==> flow/design.v <==
module LASER (
    input CLK,
    input RST,
    input [3:0] X,
    input [3:0] Y,
    output reg [3:0] C1X,
    output reg [3:0] C1Y,
    output reg [3:0] C2X,
    output reg [3:0] C2Y,
    output reg DONE);
  parameter DATA_WIDTH      = 4;
  parameter VALID_POINT_NUM = 40;
  parameter VALID_POINT_NUM_BY_FOUR = 10;
  parameter ITER_NUM        = 4;
  parameter VALID_PTS_WIDTH       = 6;
  parameter RADIUS = 4;
  integer idx,depth;
  reg[6:0] currentState, nextState;
  localparam IDLE         = 7'b0000001;
  localparam RD_DATA      = 7'b0000010;
  localparam FIRST_TRY_C1 = 7'b0000100;
  localparam FIND_C2      = 7'b0001000;
  localparam FIND_C1      = 7'b0010000;
  localparam EVAL         = 7'b0100000;
  localparam FINISH         = 7'b1000000;
  wire state_IDLE         = currentState[0];
  wire state_RD_DATA      = currentState[1];
  wire state_FIRST_TRY_C1 = currentState[2];
  wire state_FIND_C2      = currentState[3];
  wire state_FIND_C1      = currentState[4];
  wire state_EVAL         = currentState[5];
  wire state_DONE         = currentState[6];
  reg[5:0] valid_pts_cnt;
  reg[DATA_WIDTH-1:0] row_ptr,col_ptr;
  reg[2:0] iters_cnt ;
  wire[1:0] rd_data_in_switch = valid_pts_cnt[1:0];
  reg[VALID_PTS_WIDTH-1:0] curr_valid_Num_acc_ff;
  reg[VALID_PTS_WIDTH-1:0] best_Num_ff;
  reg[DATA_WIDTH-1:0] bestC1X_ff,bestC1Y_ff,bestC2X_ff,bestC2Y_ff;
  reg[DATA_WIDTH-1:0] valid_pts_X_cir_buf[0:VALID_POINT_NUM_BY_FOUR-1][0:3];
  reg[DATA_WIDTH-1:0] valid_pts_Y_cir_buf[0:VALID_POINT_NUM_BY_FOUR-1][0:3];
  reg [VALID_PTS_WIDTH-1:0] det_inside_C1;
  reg [VALID_PTS_WIDTH-1:0] det_inside_C2;
  reg [VALID_PTS_WIDTH-1:0] curr_valid_Num_acc_wr;
  wire[3:0] pt_is_in;
  wire[DATA_WIDTH-1:0] current_validX1 = valid_pts_X_cir_buf[VALID_POINT_NUM_BY_FOUR-1][0];
  wire[DATA_WIDTH-1:0] current_validY1 = valid_pts_Y_cir_buf[VALID_POINT_NUM_BY_FOUR-1][0];
  wire[DATA_WIDTH-1:0] current_validX2 = valid_pts_X_cir_buf[VALID_POINT_NUM_BY_FOUR-1][1];
  wire[DATA_WIDTH-1:0] current_validY2 = valid_pts_Y_cir_buf[VALID_POINT_NUM_BY_FOUR-1][1];
  wire[DATA_WIDTH-1:0] current_validX3 = valid_pts_X_cir_buf[VALID_POINT_NUM_BY_FOUR-1][2];
  wire[DATA_WIDTH-1:0] current_validY3 = valid_pts_Y_cir_buf[VALID_POINT_NUM_BY_FOUR-1][2];
  wire[DATA_WIDTH-1:0] current_validX4 = valid_pts_X_cir_buf[VALID_POINT_NUM_BY_FOUR-1][3];
  wire[DATA_WIDTH-1:0] current_validY4 = valid_pts_Y_cir_buf[VALID_POINT_NUM_BY_FOUR-1][3];
  wire rd_data_done_f        = valid_pts_cnt == (VALID_POINT_NUM-1) && state_RD_DATA;
  wire valid_pts_traversed_f = valid_pts_cnt == (VALID_POINT_NUM_BY_FOUR-1) &&
       (state_FIND_C1 || state_FIND_C2 || state_FIRST_TRY_C1) ;
  wire first_try_done_f      = row_ptr == 15 && col_ptr == 15
       && state_FIRST_TRY_C1 && valid_pts_traversed_f;
  wire find_C2_done_f      = row_ptr == 15 && col_ptr == 15 && state_FIND_C2;
  wire find_C1_done_f      = row_ptr == 15 && col_ptr == 15 && state_FIND_C1;
  wire value_converged_f   = curr_valid_Num_acc_ff == best_Num_ff && state_EVAL;
  wire iters_done_f        = iters_cnt == ITER_NUM-1;
  always @(posedge CLK)
  begin
    if(RST)
    begin
      currentState <= RD_DATA;
    end
    else
    begin
      currentState <= nextState;
    end
  end
  always @(*)
  begin
    case (currentState)
      IDLE    :
      begin
        nextState            = RD_DATA;
      end
      RD_DATA :
      begin
        nextState            = rd_data_done_f   ? FIRST_TRY_C1 : RD_DATA;
      end
      FIRST_TRY_C1 :
      begin
        nextState            = first_try_done_f ? FIND_C2 : FIRST_TRY_C1;
      end
      FIND_C2 :
      begin
        nextState            = find_C2_done_f ? FIND_C1 : FIND_C2;
      end
      FIND_C1 :
      begin
        nextState            =  find_C1_done_f ? EVAL : FIND_C1;
      end
      EVAL    :
      begin
        nextState            = (iters_done_f || value_converged_f) ? FINISH:FIND_C2;
      end
      FINISH    :
      begin
        nextState            = IDLE;
      end
      default :
      begin
        nextState            = IDLE;
      end
    endcase
  end
  always @(posedge CLK)
  begin
    if(RST)
    begin
      row_ptr <= 0;
      col_ptr <= 0;
    end
    else if(state_IDLE || currentState != nextState)
    begin
      row_ptr <= 0;
      col_ptr <= 0;
    end
    else
    begin
      if(first_try_done_f || find_C1_done_f || find_C2_done_f)
      begin
        row_ptr  <= 0;
        col_ptr  <= 0;
      end
      else
      begin
        row_ptr  <= (col_ptr == 15) && valid_pts_traversed_f ?
                 row_ptr+1 : row_ptr ;
        col_ptr  <= valid_pts_traversed_f ?
                 ((col_ptr==15) ? 0 :col_ptr+1) : col_ptr;
      end
    end
  end
  always @(posedge CLK)
  begin
    if(RST)
    begin
      valid_pts_cnt <= 0;
    end
    else if(state_IDLE || currentState != nextState || valid_pts_traversed_f)
    begin
      valid_pts_cnt <= 0;
    end
    else if(state_RD_DATA)
    begin
      valid_pts_cnt <= valid_pts_cnt + 1;
    end
    else if(state_FIND_C1 || state_FIND_C2 || state_FIRST_TRY_C1)
    begin
      valid_pts_cnt <= valid_pts_cnt + 1;
    end
    else
    begin
      valid_pts_cnt <= valid_pts_cnt;
    end
  end
  always @(posedge CLK)
  begin
    if(RST)
    begin
      iters_cnt <= 0;
    end
    else if(state_IDLE)
    begin
      iters_cnt <= 0;
    end
    else if(find_C1_done_f)
    begin
      iters_cnt <= iters_cnt + 1;
    end
    else
    begin
      ;
    end
  end
  always @(posedge CLK)
  begin
    if(state_RD_DATA)
    begin
      for ( depth = 0 ; depth < 4 ; depth = depth + 1)
        for(idx = 1 ; idx < VALID_POINT_NUM_BY_FOUR ; idx = idx+1)
        begin
          if(rd_data_in_switch==2'b00)
          begin
            valid_pts_X_cir_buf[idx][depth] <= valid_pts_X_cir_buf[idx-1][depth];
            valid_pts_Y_cir_buf[idx][depth] <= valid_pts_Y_cir_buf[idx-1][depth];
          end
        end
      case(rd_data_in_switch)
        2'b00:
        begin
          valid_pts_X_cir_buf[0][0] <= X;
          valid_pts_Y_cir_buf[0][0] <= Y;
        end
        2'b01:
        begin
          valid_pts_X_cir_buf[0][1] <= X;
          valid_pts_Y_cir_buf[0][1] <= Y;
        end
        2'b10:
        begin
          valid_pts_X_cir_buf[0][2] <= X;
          valid_pts_Y_cir_buf[0][2] <= Y;
        end
        2'b11:
        begin
          valid_pts_X_cir_buf[0][3] <= X;
          valid_pts_Y_cir_buf[0][3] <= Y;
        end
        default:
        begin
          valid_pts_X_cir_buf[0][0] <= 0;
          valid_pts_Y_cir_buf[0][0] <= 0;
        end
      endcase
    end
    else if((state_FIND_C1 || state_FIRST_TRY_C1 || state_FIND_C2))
    begin
      for(depth = 0 ;depth < 4 ; depth= depth + 1)
        for(idx = 1 ; idx < VALID_POINT_NUM_BY_FOUR ; idx = idx+1)
        begin
          valid_pts_X_cir_buf[idx][depth] <= valid_pts_X_cir_buf[idx-1][depth];
          valid_pts_Y_cir_buf[idx][depth] <= valid_pts_Y_cir_buf[idx-1][depth];
          valid_pts_X_cir_buf[0][depth] <= valid_pts_X_cir_buf[VALID_POINT_NUM_BY_FOUR-1][depth];
          valid_pts_Y_cir_buf[0][depth] <= valid_pts_Y_cir_buf[VALID_POINT_NUM_BY_FOUR-1][depth];
        end
    end
    else
    begin
      ;
    end
  end
  always @(posedge CLK)
  begin
    if(RST)
    begin
      bestC1X_ff <= 0;
      bestC1Y_ff <= 0;
      bestC2X_ff <= 0;
      bestC2Y_ff <= 0;
      best_Num_ff <= 0;
    end
    else if(state_IDLE)
    begin
      bestC1X_ff <= 0;
      bestC1Y_ff <= 0;
      bestC2X_ff <= 0;
      bestC2Y_ff <= 0;
      best_Num_ff <= 0;
    end
    else if(state_FIRST_TRY_C1 || state_FIND_C1)
    begin
      if(curr_valid_Num_acc_wr >= best_Num_ff)
      begin
        bestC1X_ff <= col_ptr;
        bestC1Y_ff <= row_ptr;
        best_Num_ff <= curr_valid_Num_acc_wr;
      end
      else
      begin
        ;
      end
    end
    else if(state_FIND_C2)
    begin
      if(curr_valid_Num_acc_wr >= best_Num_ff)
      begin
        bestC2X_ff <= col_ptr;
        bestC2Y_ff <= row_ptr;
        best_Num_ff <= curr_valid_Num_acc_wr;
      end
      else
      begin
        ;
      end
    end
    else
    begin
      bestC1X_ff <= bestC1X_ff;
      bestC1Y_ff <= bestC1Y_ff;
      bestC2X_ff <= bestC2X_ff;
      bestC2Y_ff <= bestC2Y_ff;
      best_Num_ff <= best_Num_ff;
    end
  end
  always @(posedge CLK)
  begin
    if(RST)
    begin
      C1X <= 0;
      C1Y <= 0;
      C2X <= 0;
      C2Y <= 0;
      DONE <= 0;
    end
    else if(state_IDLE)
    begin
      C1X <= 0;
      C1Y <= 0;
      C2X <= 0;
      C2Y <= 0;
      DONE <= 0;
    end
    else if(state_DONE)
    begin
      C1X <= bestC1X_ff;
      C1Y <= bestC1Y_ff;
      C2X <= bestC2X_ff;
      C2Y <= bestC2Y_ff;
      DONE <= 1;
    end
    else
    begin
      ;
    end
  end
  reg[DATA_WIDTH-1:0] C1_Xin;
  reg[DATA_WIDTH-1:0] C1_Yin;
  wire[DATA_WIDTH-1:0] C1_Xin_feed = C1_Xin;
  wire[DATA_WIDTH-1:0] C1_Yin_feed = C1_Yin;
  reg[DATA_WIDTH-1:0] C2_Xin;
  reg[DATA_WIDTH-1:0] C2_Yin;
  wire[DATA_WIDTH-1:0] C2_Xin_feed = C2_Xin;
  wire[DATA_WIDTH-1:0] C2_Yin_feed = C2_Yin;
  always @(*)
  begin:DET_IN_INPUTS
    if(state_FIRST_TRY_C1)
    begin
      C1_Xin = col_ptr;
      C1_Yin = row_ptr;
      C2_Xin = col_ptr;
      C2_Yin = row_ptr;
    end
    else if(state_FIND_C1)
    begin
      C1_Xin = col_ptr;
      C1_Yin = row_ptr;
      C2_Xin = bestC2X_ff;
      C2_Yin = bestC2Y_ff;
    end
    else if(state_FIND_C2)
    begin
      C1_Xin = bestC1X_ff;
      C1_Yin = bestC1Y_ff;
      C2_Xin = col_ptr;
      C2_Yin = row_ptr;
    end
    else
    begin
      C1_Xin = 0;
      C1_Yin = 0;
      C2_Xin = 0;
      C2_Yin = 0;
    end
  end
  always @(posedge CLK )
  begin
    if(RST)
    begin
      curr_valid_Num_acc_ff <= 0;
    end
    else if(state_IDLE || valid_pts_traversed_f||currentState!=nextState)
    begin
      curr_valid_Num_acc_ff <= 0;
    end
    else if(state_FIND_C1 || state_FIND_C2 || state_FIRST_TRY_C1)
    begin
      curr_valid_Num_acc_ff <= curr_valid_Num_acc_wr;
    end
    else
    begin
      curr_valid_Num_acc_ff <= curr_valid_Num_acc_ff;
    end
  end
  always @(*)
  begin
    curr_valid_Num_acc_wr = (pt_is_in[0] + pt_is_in[1]) + (pt_is_in[2] +pt_is_in[3])
                          + curr_valid_Num_acc_ff;
  end
  det_inside
    #(
      .RADIUS (RADIUS )
    )
    u_det_inside0(
      .circle1X (C1_Xin_feed ),
      .circle1Y (C1_Yin_feed ),
      .circle2X (C2_Xin_feed ),
      .circle2Y (C2_Yin_feed ),
      .validX   (current_validX1),
      .validY   (current_validY1),
      .pt_is_in (pt_is_in[0] )
    );
  det_inside
    #(
      .RADIUS (RADIUS )
    )
    u_det_inside1(
      .circle1X (C1_Xin_feed ),
      .circle1Y (C1_Yin_feed ),
      .circle2X (C2_Xin_feed ),
      .circle2Y (C2_Yin_feed ),
      .validX   (current_validX2),
      .validY   (current_validY2),
      .pt_is_in (pt_is_in[1] )
    );
  det_inside
    #(
      .RADIUS (RADIUS )
    )
    u_det_inside2(
      .circle1X (C1_Xin_feed ),
      .circle1Y (C1_Yin_feed ),
      .circle2X (C2_Xin_feed ),
      .circle2Y (C2_Yin_feed ),
      .validX   (current_validX3   ),
      .validY   (current_validY3  ),
      .pt_is_in (pt_is_in[2] )
    );
  det_inside
    #(
      .RADIUS (RADIUS )
    )
    u_det_inside3(
      .circle1X (C1_Xin_feed ),
      .circle1Y (C1_Yin_feed ),
      .circle2X (C2_Xin_feed ),
      .circle2Y (C2_Yin_feed ),
      .validX   (current_validX4   ),
      .validY   (current_validY4   ),
      .pt_is_in (pt_is_in[3] )
    );
endmodule
module det_inside(input[3:0] circle1X,
                    input[3:0] circle1Y,
                    input[3:0] circle2X,
                    input[3:0] circle2Y,
                    input[3:0] validX,
                    input[3:0] validY,
                    output pt_is_in);
  parameter RADIUS = 4;
  reg det_inside_C1,det_inside_C2;
  wire signed[4:0] dispC1X = validX - circle1X;
  reg[3:0] absDispC1X;
  wire signed[4:0] dispC1Y = validY - circle1Y;
  reg[3:0] absDispC1Y;
  wire signed[4:0] dispC2X = validX - circle2X;
  reg[3:0] absDispC2X;
  wire signed[4:0] dispC2Y = validY - circle2Y;
  reg[3:0] absDispC2Y;
  always @(*)
  begin: absoulute
    if(dispC1X > 0)
    begin
      absDispC1X = dispC1X;
    end
    else
    begin
      absDispC1X = ~dispC1X+1;
    end
    if(dispC1Y > 0)
    begin
      absDispC1Y = dispC1Y;
    end
    else
    begin
      absDispC1Y = ~dispC1Y+1;
    end
    if(dispC2X > 0)
    begin
      absDispC2X = dispC2X;
    end
    else
    begin
      absDispC2X = ~dispC2X+1;
    end
    if(dispC2Y > 0)
    begin
      absDispC2Y = dispC2Y;
    end
    else
    begin
      absDispC2Y = ~dispC2Y+1;
    end
  end
  always@(*)
  begin: DET_INSIDE
    det_inside_C1 = ((absDispC1X == RADIUS) && (absDispC1Y == 0))
                  || ((absDispC1X == 0) && (absDispC1Y == RADIUS))
                  || (((absDispC1X <= RADIUS - 1) && (absDispC1Y <= RADIUS - 1))
                      && ~((absDispC1X == RADIUS - 1) && (absDispC1Y == RADIUS - 1)));
    det_inside_C2 = ((absDispC2X == RADIUS) && (absDispC2Y == 0))
                  || ((absDispC2X == 0) && (absDispC2Y == RADIUS))
                  || (((absDispC2X <= RADIUS - 1) && (absDispC2Y <= RADIUS - 1))
                      && ~((absDispC2X == RADIUS - 1) && (absDispC2Y == RADIUS - 1)));
  end
  assign pt_is_in = det_inside_C1 || det_inside_C2;
endmodule
Step by step through the tools: LASER --
Tool output for the design above, in the order of the flow. Lines are those of the file above, counted from 1. Operators carry their Yosys type and port widths (W data, S select, Z words). Cell names lack the library's common part. Not given: -
Inputs: design top LASER, clock input CLK, cell library sky130hd, timing corner tt_025C_1v80

After elaboration --
Counts by Yosys on the flattened word-level netlist (proc, flatten, opt, wreduce). Print and check cells are left out. Cells with the same type and inputs are merged into one.
Storage and ports: bits in registers 389, memory bits (writable) 0, input port bits 10, bits in latches 0, cells after elaboration 636, memory bits (read-only) 0, memories 0, output and inout port bits 17, word width x clocked read ports 0
Operators by class: bitwise gates (word level) 25, divide/modulo/power cells 0, mux-type cells 280, reductions and logical operators 110, order comparisons 33, eq/ne operators 52, $add $sub $neg 40, shift-type cells 0, multipliers 0
Operators by type and width (count):
- $mux W4 | 270
- $sub A4 B4 Y5 | 16
- $gt A5 B1 Y1 const B | 16
- $add A4 B2 Y4 const B | 16
- $le A4 B2 Y1 const B | 16
- $eq A4 B2 Y1 const B | 16
- $eq A4 B3 Y1 const B | 16
- $not A4 Y4 | 16
- $logic_not A4 Y1 | 16
- $logic_and A1 B1 Y1 | 49
- $pmux W7 S6 | 1
- $mux W6 | 6
- $logic_or A1 B1 Y1 | 31
- $reduce_and A2 Y1 | 5
- $not A1 Y1 | 9
- $ne A2 B1 Y1 const B | 4
- $add A4 B1 Y4 const B | 2
- $eq A4 B4 Y1 const B | 2
- $eq A7 B1 Y1 const B | 1
- $eq A7 B2 Y1 const B | 1
- $eq A7 B3 Y1 const B | 1
- $eq A7 B4 Y1 const B | 1
- $eq A7 B5 Y1 const B | 1
- $eq A7 B6 Y1 const B | 1
- $ne A7 B7 Y1 | 1
- $mux W7 | 1
- $reduce_bool A2 Y1 | 3
- $reduce_or A2 Y1 | 3
Other operator kinds: 17; their cells: 19.

Logic depth --
Yosys ltp: most cells in a row. Word level: on the elaborated netlist, between registers, memories and ports. Mapped: between sequential cells and ports; inverters and the memories' decode and read muxes count.
Depth: depth in word-level cells 20, ABC_AREA 0, mapped depth 34, mapped depth without buffers 32

Netlist --
The flow's flattened synthesis, as Yosys stat reports it; memories are mapped. The netlist is that of the ABC_AREA named above (0 if unset); the other value can give another one.
Cell types:
- edfxtp_1 | count 320, area in all 9.61E+03 µm²
- dfxtp_1 | count 69, area in all 1.38E+03 µm²
- ha_1 | count 99, area in all 1.24E+03 µm²
- xnor2_1 | count 72, area in all 630.605 µm²
- mux2i_1 | count 52, area in all 520.499 µm²
- nor2_1 | count 110, area in all 412.896 µm²
- o21ai_0 | count 69, area in all 345.331 µm²
- inv_1 | count 88, area in all 330.317 µm²
- a21oi_1 | count 55, area in all 275.264 µm²
- maj3_1 | count 27, area in all 270.259 µm²
- nand2_1 | count 70, area in all 262.752 µm²
- xor2_1 | count 23, area in all 201.443 µm²
- a31oi_1 | count 21, area in all 131.376 µm²
- nand3_1 | count 24, area in all 120.115 µm²
- o211ai_1 | count 16, area in all 120.115 µm²
- nor3_1 | count 20, area in all 100.096 µm²
- clkbuf_1 | count 26, area in all 97.594 µm²
- nor2b_1 | count 14, area in all 87.584 µm²
Not listed: further types 60, cells in them 205.
Mapped netlist: cell area after synthesis 17782.1 µm², sequential part of the area 10990.5 µm², cells in the netlist 1380, buffers 42, mapped flip-flops 389
The figures by module come from a second, unflattened synthesis with its own total; it is not the netlist above.
Unflattened totals: cell total of the unflattened synthesis 1441, area (unflattened synthesis) 18201.2 µm²
Each row is one instance without its submodules.
Modules:
- LASER | instances 1, seq. area 10990.5 µm², cells 809, area 13496.7 µm²
- det_inside #(RADIUS=4) | instances 4, seq. area 0.0 µm², cells 158, area 1176.1 µm²

Worst setup path after synthesis --
OpenSTA on the mapped netlist: ideal clock, no wires. The path of least setup slack (recovery checks aside). Input and output delay are each 20% of the period. Register names are those of the netlist, which keeps one name where synthesis merged equal registers.
Timing post-synthesis: kind register -> register, start reg currentState[2], end reg valid_pts_X_cir_buf, data arrival time 7802 ps, period 6500 ps, setup time 685 ps, stages 7, launch time at the first pin 0 ps, path slack -1988 ps, path delay 8487 ps, required time 5815 ps, buffers on the path 2, synthesis period reached 8488 ps
"path delay" = arrival - input delay + setup time. "stages" counts driving pins, that of a launching flip-flop among them; a cell with two outputs on the path counts twice. "synthesis period reached" is the clock period less the worst setup slack; recovery checks do not enter. This is arithmetic on one report: input and output delays are still those of the set period (20% each). An end named without its bit number is one bit of that signal or, where synthesis recoded a state register, one of its new flip-flops. The rows between start and end are the longest chain of elaborated cells between them; the timing report does not say that the signal goes this way. Where chains are equally long, one stands for them. A line is the first line of the expression or statement that the cell stems from. Yosys adds cells for indexed reads and writes and turns some case tables into memories. A register here has more assigning lines than the two given. Only ways into the end's enable, where the timed path ends, are counted here.
On the way, post-synthesis: cell sequence dfxtp_1 > buf_2 > clkbuf_1 > or2_2 > nor2_2 > nand2_1 > o21a_1, cells in the longest elaborated chain 4, elaborated cells on any way between the ends 4, classes of those cells reduce/logical (4)
RTL lines, path post-synthesis:
- start, declared | line 18 | reg[6:0] currentState, nextState;
- start, assigned | line 67 | currentState <= RD_DATA;
- start, assigned | line 71 | currentState <= nextState;
- $logic_or A1 B1 Y1 (2 in a row) | line 222 | else if((state_FIND_C1 || state_FIRST_TRY_C1 || state_FIND_C2))
- $reduce_bool A2 Y1
- $reduce_and A2 Y1
- end, assigned | line 227 | valid_pts_X_cir_buf[idx][depth] <= valid_pts_X_cir_buf[idx-1][depth];
- end, assigned | line 229 | valid_pts_X_cir_buf[0][depth] <= valid_pts_X_cir_buf[VALID_POINT_NUM_BY_FOUR-1][depth];
- end, declared | line 40 | reg[DATA_WIDTH-1:0] valid_pts_X_cir_buf[0:VALID_POINT_NUM_BY_FOUR-1][0:3];

Timing after layout --
Path of least setup slack in the final report of run 1 (OpenROAD, finished layout, wires in). Where an end is a register, its clock arrival counts in the times. The report prints the path's times to 10 ps; the period is as set.
Timing post-layout: kind register -> register, start reg currentState[3], end reg (no name shown), required time 11390 ps, period 11000 ps, path slack 3060 ps, launch time at the first pin 520 ps, setup time 140 ps, stages 29, buffers on the path 0, data arrival time 8330 ps
The rows between start and end are the longest chain of elaborated cells between them; the timing report does not say that the signal goes this way. Where chains are equally long, one stands for them.
On the way, post-layout: cell sequence dfxtp_1 > nor2b_4 > or2_1 > a22o_1 > ha_1 > inv_1 > ha_1 > a31o_2 > maj3_1 > a21oi_1 > a31oi_1 > mux2_1 > a41oi_1 > nor3_1 > a2bb2oi_1 > fa_1 > fa_1 > inv_1 > fa_1 > ha_1 > a21o_1 > a21oi_1 > nor2b_1 > o21ai_0 > nand2b_1 > a21oi_1 > nor2_1 > mux2i_1 > nor2_1, cells in the longest elaborated chain 18, elaborated cells on any way between the ends 230, classes of those cells add/sub (36); compare (33); eq/ne (32); mux (28); logic (24); reduce/logical (77)
RTL lines, path post-layout:
- start, declared | line 18 | reg[6:0] currentState, nextState;
- start, assigned | line 67 | currentState <= RD_DATA;
- start, assigned | line 71 | currentState <= nextState;
- $mux W4 | line 346 | else if(state_FIND_C2)
- $mux W4 | line 339 | else if(state_FIND_C1)
- $mux W4 | line 332 | if(state_FIRST_TRY_C1)
- $sub A4 B4 Y5 | line 447 | wire signed[4:0] dispC1X = validX - circle1X;
- $not A4 Y4 | line 463 | absDispC1X = ~dispC1X+1;
- $add A4 B2 Y4 | line 463
- $mux W4 | line 457 | if(dispC1X > 0)
- [4 not listed]
- $logic_or A1 B1 Y1 | line 492 | det_inside_C1 = ((absDispC1X == RADIUS) && (absDispC1Y == 0))
- $logic_or A1 B1 Y1 | line 501 | assign pt_is_in = det_inside_C1 || det_inside_C2;
- $add A1 B1 Y2 | line 382 | curr_valid_Num_acc_wr = (pt_is_in[0] + pt_is_in[1]) + (pt_is_in[2] +pt_is_in[3])
- $add A2 B2 Y3 | line 382
- $add A3 B6 Y6 | line 382
- $ge A6 B6 Y1 | line 271
- $reduce_and A3 Y1
- end, assigned | line 273
- end, assigned | line 286
- end, declared | line 39
Nets of the timed path that keep an RTL name, with a line that drives or declares them; the list need not be complete.
Nets with RTL names, path post-layout (line):
- curr_valid_Num_acc_wr[1] | 382

Data sheet: physical implementation of LASER

Stored flow runs of LASER (4 of them; Yosys, OpenROAD, sky130hd). They differ in their settings and are not a sequence. Constraints: input delay and output delay 20% of the set period each, output load 0.01 pF.
"critical setup path time" means the part of the period allowed to the worst setup path (the constraints hold back 20% at inputs and 20% at outputs) less its slack; where the path has registers, the arrival times of their clocks count too.
By "total power after layout" is meant OpenSTA's value without simulated activity: inputs other than the clock are taken to toggle once in ten clock periods, and the tool carries that through the logic.
"critical setup path time" is known to 10 ps.

[run 1] flow files
==> flow/run.sh <==
#!/bin/bash
# the make line also repeats the synthesis and layout settings of config.mk as NAME=value (left out here)
make -C /OpenROAD-flow-scripts/flow DESIGN_CONFIG=/design/flow/config.mk WORK_HOME=/design/flow/orfs CLKGATE_MAP_FILE= finish
==> flow/config.mk <==
export PLATFORM = sky130hd
export DESIGN_NAME = LASER
export DESIGN_NICKNAME = LASER
export VERILOG_FILES = /design/flow/design.v
export SDC_FILE = /design/flow/constraint.sdc
export NUM_CORES = 4
export LEC_CHECK = 0
export CAP_MARGIN = 20
export CELL_PAD_IN_SITES_GLOBAL_PLACEMENT = 0
export CORE_ASPECT_RATIO = 1.54
export CORE_MARGIN = 2
export CORE_UTILIZATION = 70
export CTS_CLUSTER_SIZE = 37
export GPL_ROUTABILITY_DRIVEN = 1
export MIN_ROUTING_LAYER = met1
export PLACE_DENSITY_LB_ADDON = 0.11
export SETUP_SLACK_MARGIN = -0.93
export SLEW_MARGIN = 10
export TNS_END_PERCENT = 45
==> flow/constraint.sdc <==
create_clock -name core_clock -period 11.0 [get_ports {CLK}]
set_input_delay 2.2000 -clock core_clock [delete_from_list [all_inputs] [get_ports {CLK}]]
set_output_delay 2.2000 -clock core_clock [all_outputs]
set_load 0.01 [all_outputs]

[run 1] result: chip area in the Yosys report 17782.1 µm²; full die area 26724.1 µm²; post-layout utilization 77.5 %; worst slack on setup checks 3057 ps; total negative slack on setup checks 0 ps; worst hold slack in the final report 397 ps; total power after layout 6.151 mW; critical setup path time 7940 ps; worst setup path kind register -> register

[run 2] flow files
==> flow/run.sh <==
#!/bin/bash
# the make line also repeats the synthesis and layout settings of config.mk as NAME=value (left out here)
make -C /OpenROAD-flow-scripts/flow DESIGN_CONFIG=/design/flow/config.mk WORK_HOME=/design/flow/orfs CLKGATE_MAP_FILE= finish
==> flow/config.mk <==
export PLATFORM = sky130hd
export DESIGN_NAME = LASER
export DESIGN_NICKNAME = LASER
export VERILOG_FILES = /design/flow/design.v
export SDC_FILE = /design/flow/constraint.sdc
export NUM_CORES = 4
export LEC_CHECK = 0
export ABC_AREA = 1
export CAP_MARGIN = 20
export CORE_MARGIN = 2
export CORE_UTILIZATION = 40
export CTS_CLUSTER_SIZE = 92
export GPL_ROUTABILITY_DRIVEN = 0
export GPL_TIMING_DRIVEN = 0
export MAX_ROUTING_LAYER = met4
export SETUP_SLACK_MARGIN = -0.06
export SLEW_MARGIN = 20
==> flow/constraint.sdc <==
create_clock -name core_clock -period 6.5 [get_ports {CLK}]
set_input_delay 1.3000 -clock core_clock [delete_from_list [all_inputs] [get_ports {CLK}]]
set_output_delay 1.3000 -clock core_clock [all_outputs]
set_load 0.01 [all_outputs]

[run 2] result: chip area in the Yosys report 18227.5 µm²; full die area 47293.2 µm²; post-layout utilization 46.5 %; worst slack on setup checks 400 ps; total negative slack on setup checks 0 ps; worst hold slack in the final report 416 ps; total power after layout 9.964 mW; critical setup path time 6100 ps; worst setup path kind register -> register

[run 3] flow files
==> flow/run.sh <==
#!/bin/bash
# the make line also repeats the synthesis and layout settings of config.mk as NAME=value (left out here)
make -C /OpenROAD-flow-scripts/flow DESIGN_CONFIG=/design/flow/config.mk WORK_HOME=/design/flow/orfs CLKGATE_MAP_FILE= finish
==> flow/config.mk <==
export PLATFORM = sky130hd
export DESIGN_NAME = LASER
export DESIGN_NICKNAME = LASER
export VERILOG_FILES = /design/flow/design.v
export SDC_FILE = /design/flow/constraint.sdc
export NUM_CORES = 4
export LEC_CHECK = 0
export CAP_MARGIN = 20
export CORE_MARGIN = 2
export CORE_UTILIZATION = 40
export SLEW_MARGIN = 20
==> flow/constraint.sdc <==
create_clock -name core_clock -period 6.5 [get_ports {CLK}]
set_input_delay 1.3000 -clock core_clock [delete_from_list [all_inputs] [get_ports {CLK}]]
set_output_delay 1.3000 -clock core_clock [all_outputs]
set_load 0.01 [all_outputs]

[run 3] result: chip area in the Yosys report 17782.1 µm²; full die area 46158.4 µm²; post-layout utilization 48.6 %; worst slack on setup checks 249 ps; total negative slack on setup checks 0 ps; worst hold slack in the final report 411 ps; total power after layout 11.103 mW; critical setup path time 6250 ps; worst setup path kind register -> register

[run 4] flow files
==> flow/run.sh <==
#!/bin/bash
# the make line also repeats the synthesis and layout settings of config.mk as NAME=value (left out here)
make -C /OpenROAD-flow-scripts/flow DESIGN_CONFIG=/design/flow/config.mk WORK_HOME=/design/flow/orfs CLKGATE_MAP_FILE= finish
==> flow/config.mk <==
export PLATFORM = sky130hd
export DESIGN_NAME = LASER
export DESIGN_NICKNAME = LASER
export VERILOG_FILES = /design/flow/design.v
export SDC_FILE = /design/flow/constraint.sdc
export NUM_CORES = 4
export LEC_CHECK = 0
export ABC_AREA = 1
export CAP_MARGIN = 20
export CORE_ASPECT_RATIO = 0.78
export CORE_MARGIN = 9
export CORE_UTILIZATION = 40
export CTS_CLUSTER_SIZE = 40
export GPL_ROUTABILITY_DRIVEN = 0
export GPL_TIMING_DRIVEN = 0
export MAX_ROUTING_LAYER = met4
export PLACE_DENSITY_LB_ADDON = 0.2
export SETUP_SLACK_MARGIN = -0.06
export SLEW_MARGIN = 20
==> flow/constraint.sdc <==
create_clock -name core_clock -period 10.0 [get_ports {CLK}]
set_input_delay 2.0000 -clock core_clock [delete_from_list [all_inputs] [get_ports {CLK}]]
set_output_delay 2.0000 -clock core_clock [all_outputs]
set_load 0.01 [all_outputs]

[run 4] result: chip area in the Yosys report 18227.5 µm²; full die area 53636.9 µm²; post-layout utilization 46.0 %; worst slack on setup checks 2931 ps; total negative slack on setup checks 0 ps; worst hold slack in the final report 410 ps; total power after layout 6.318 mW; critical setup path time 7070 ps; worst setup path kind register -> register
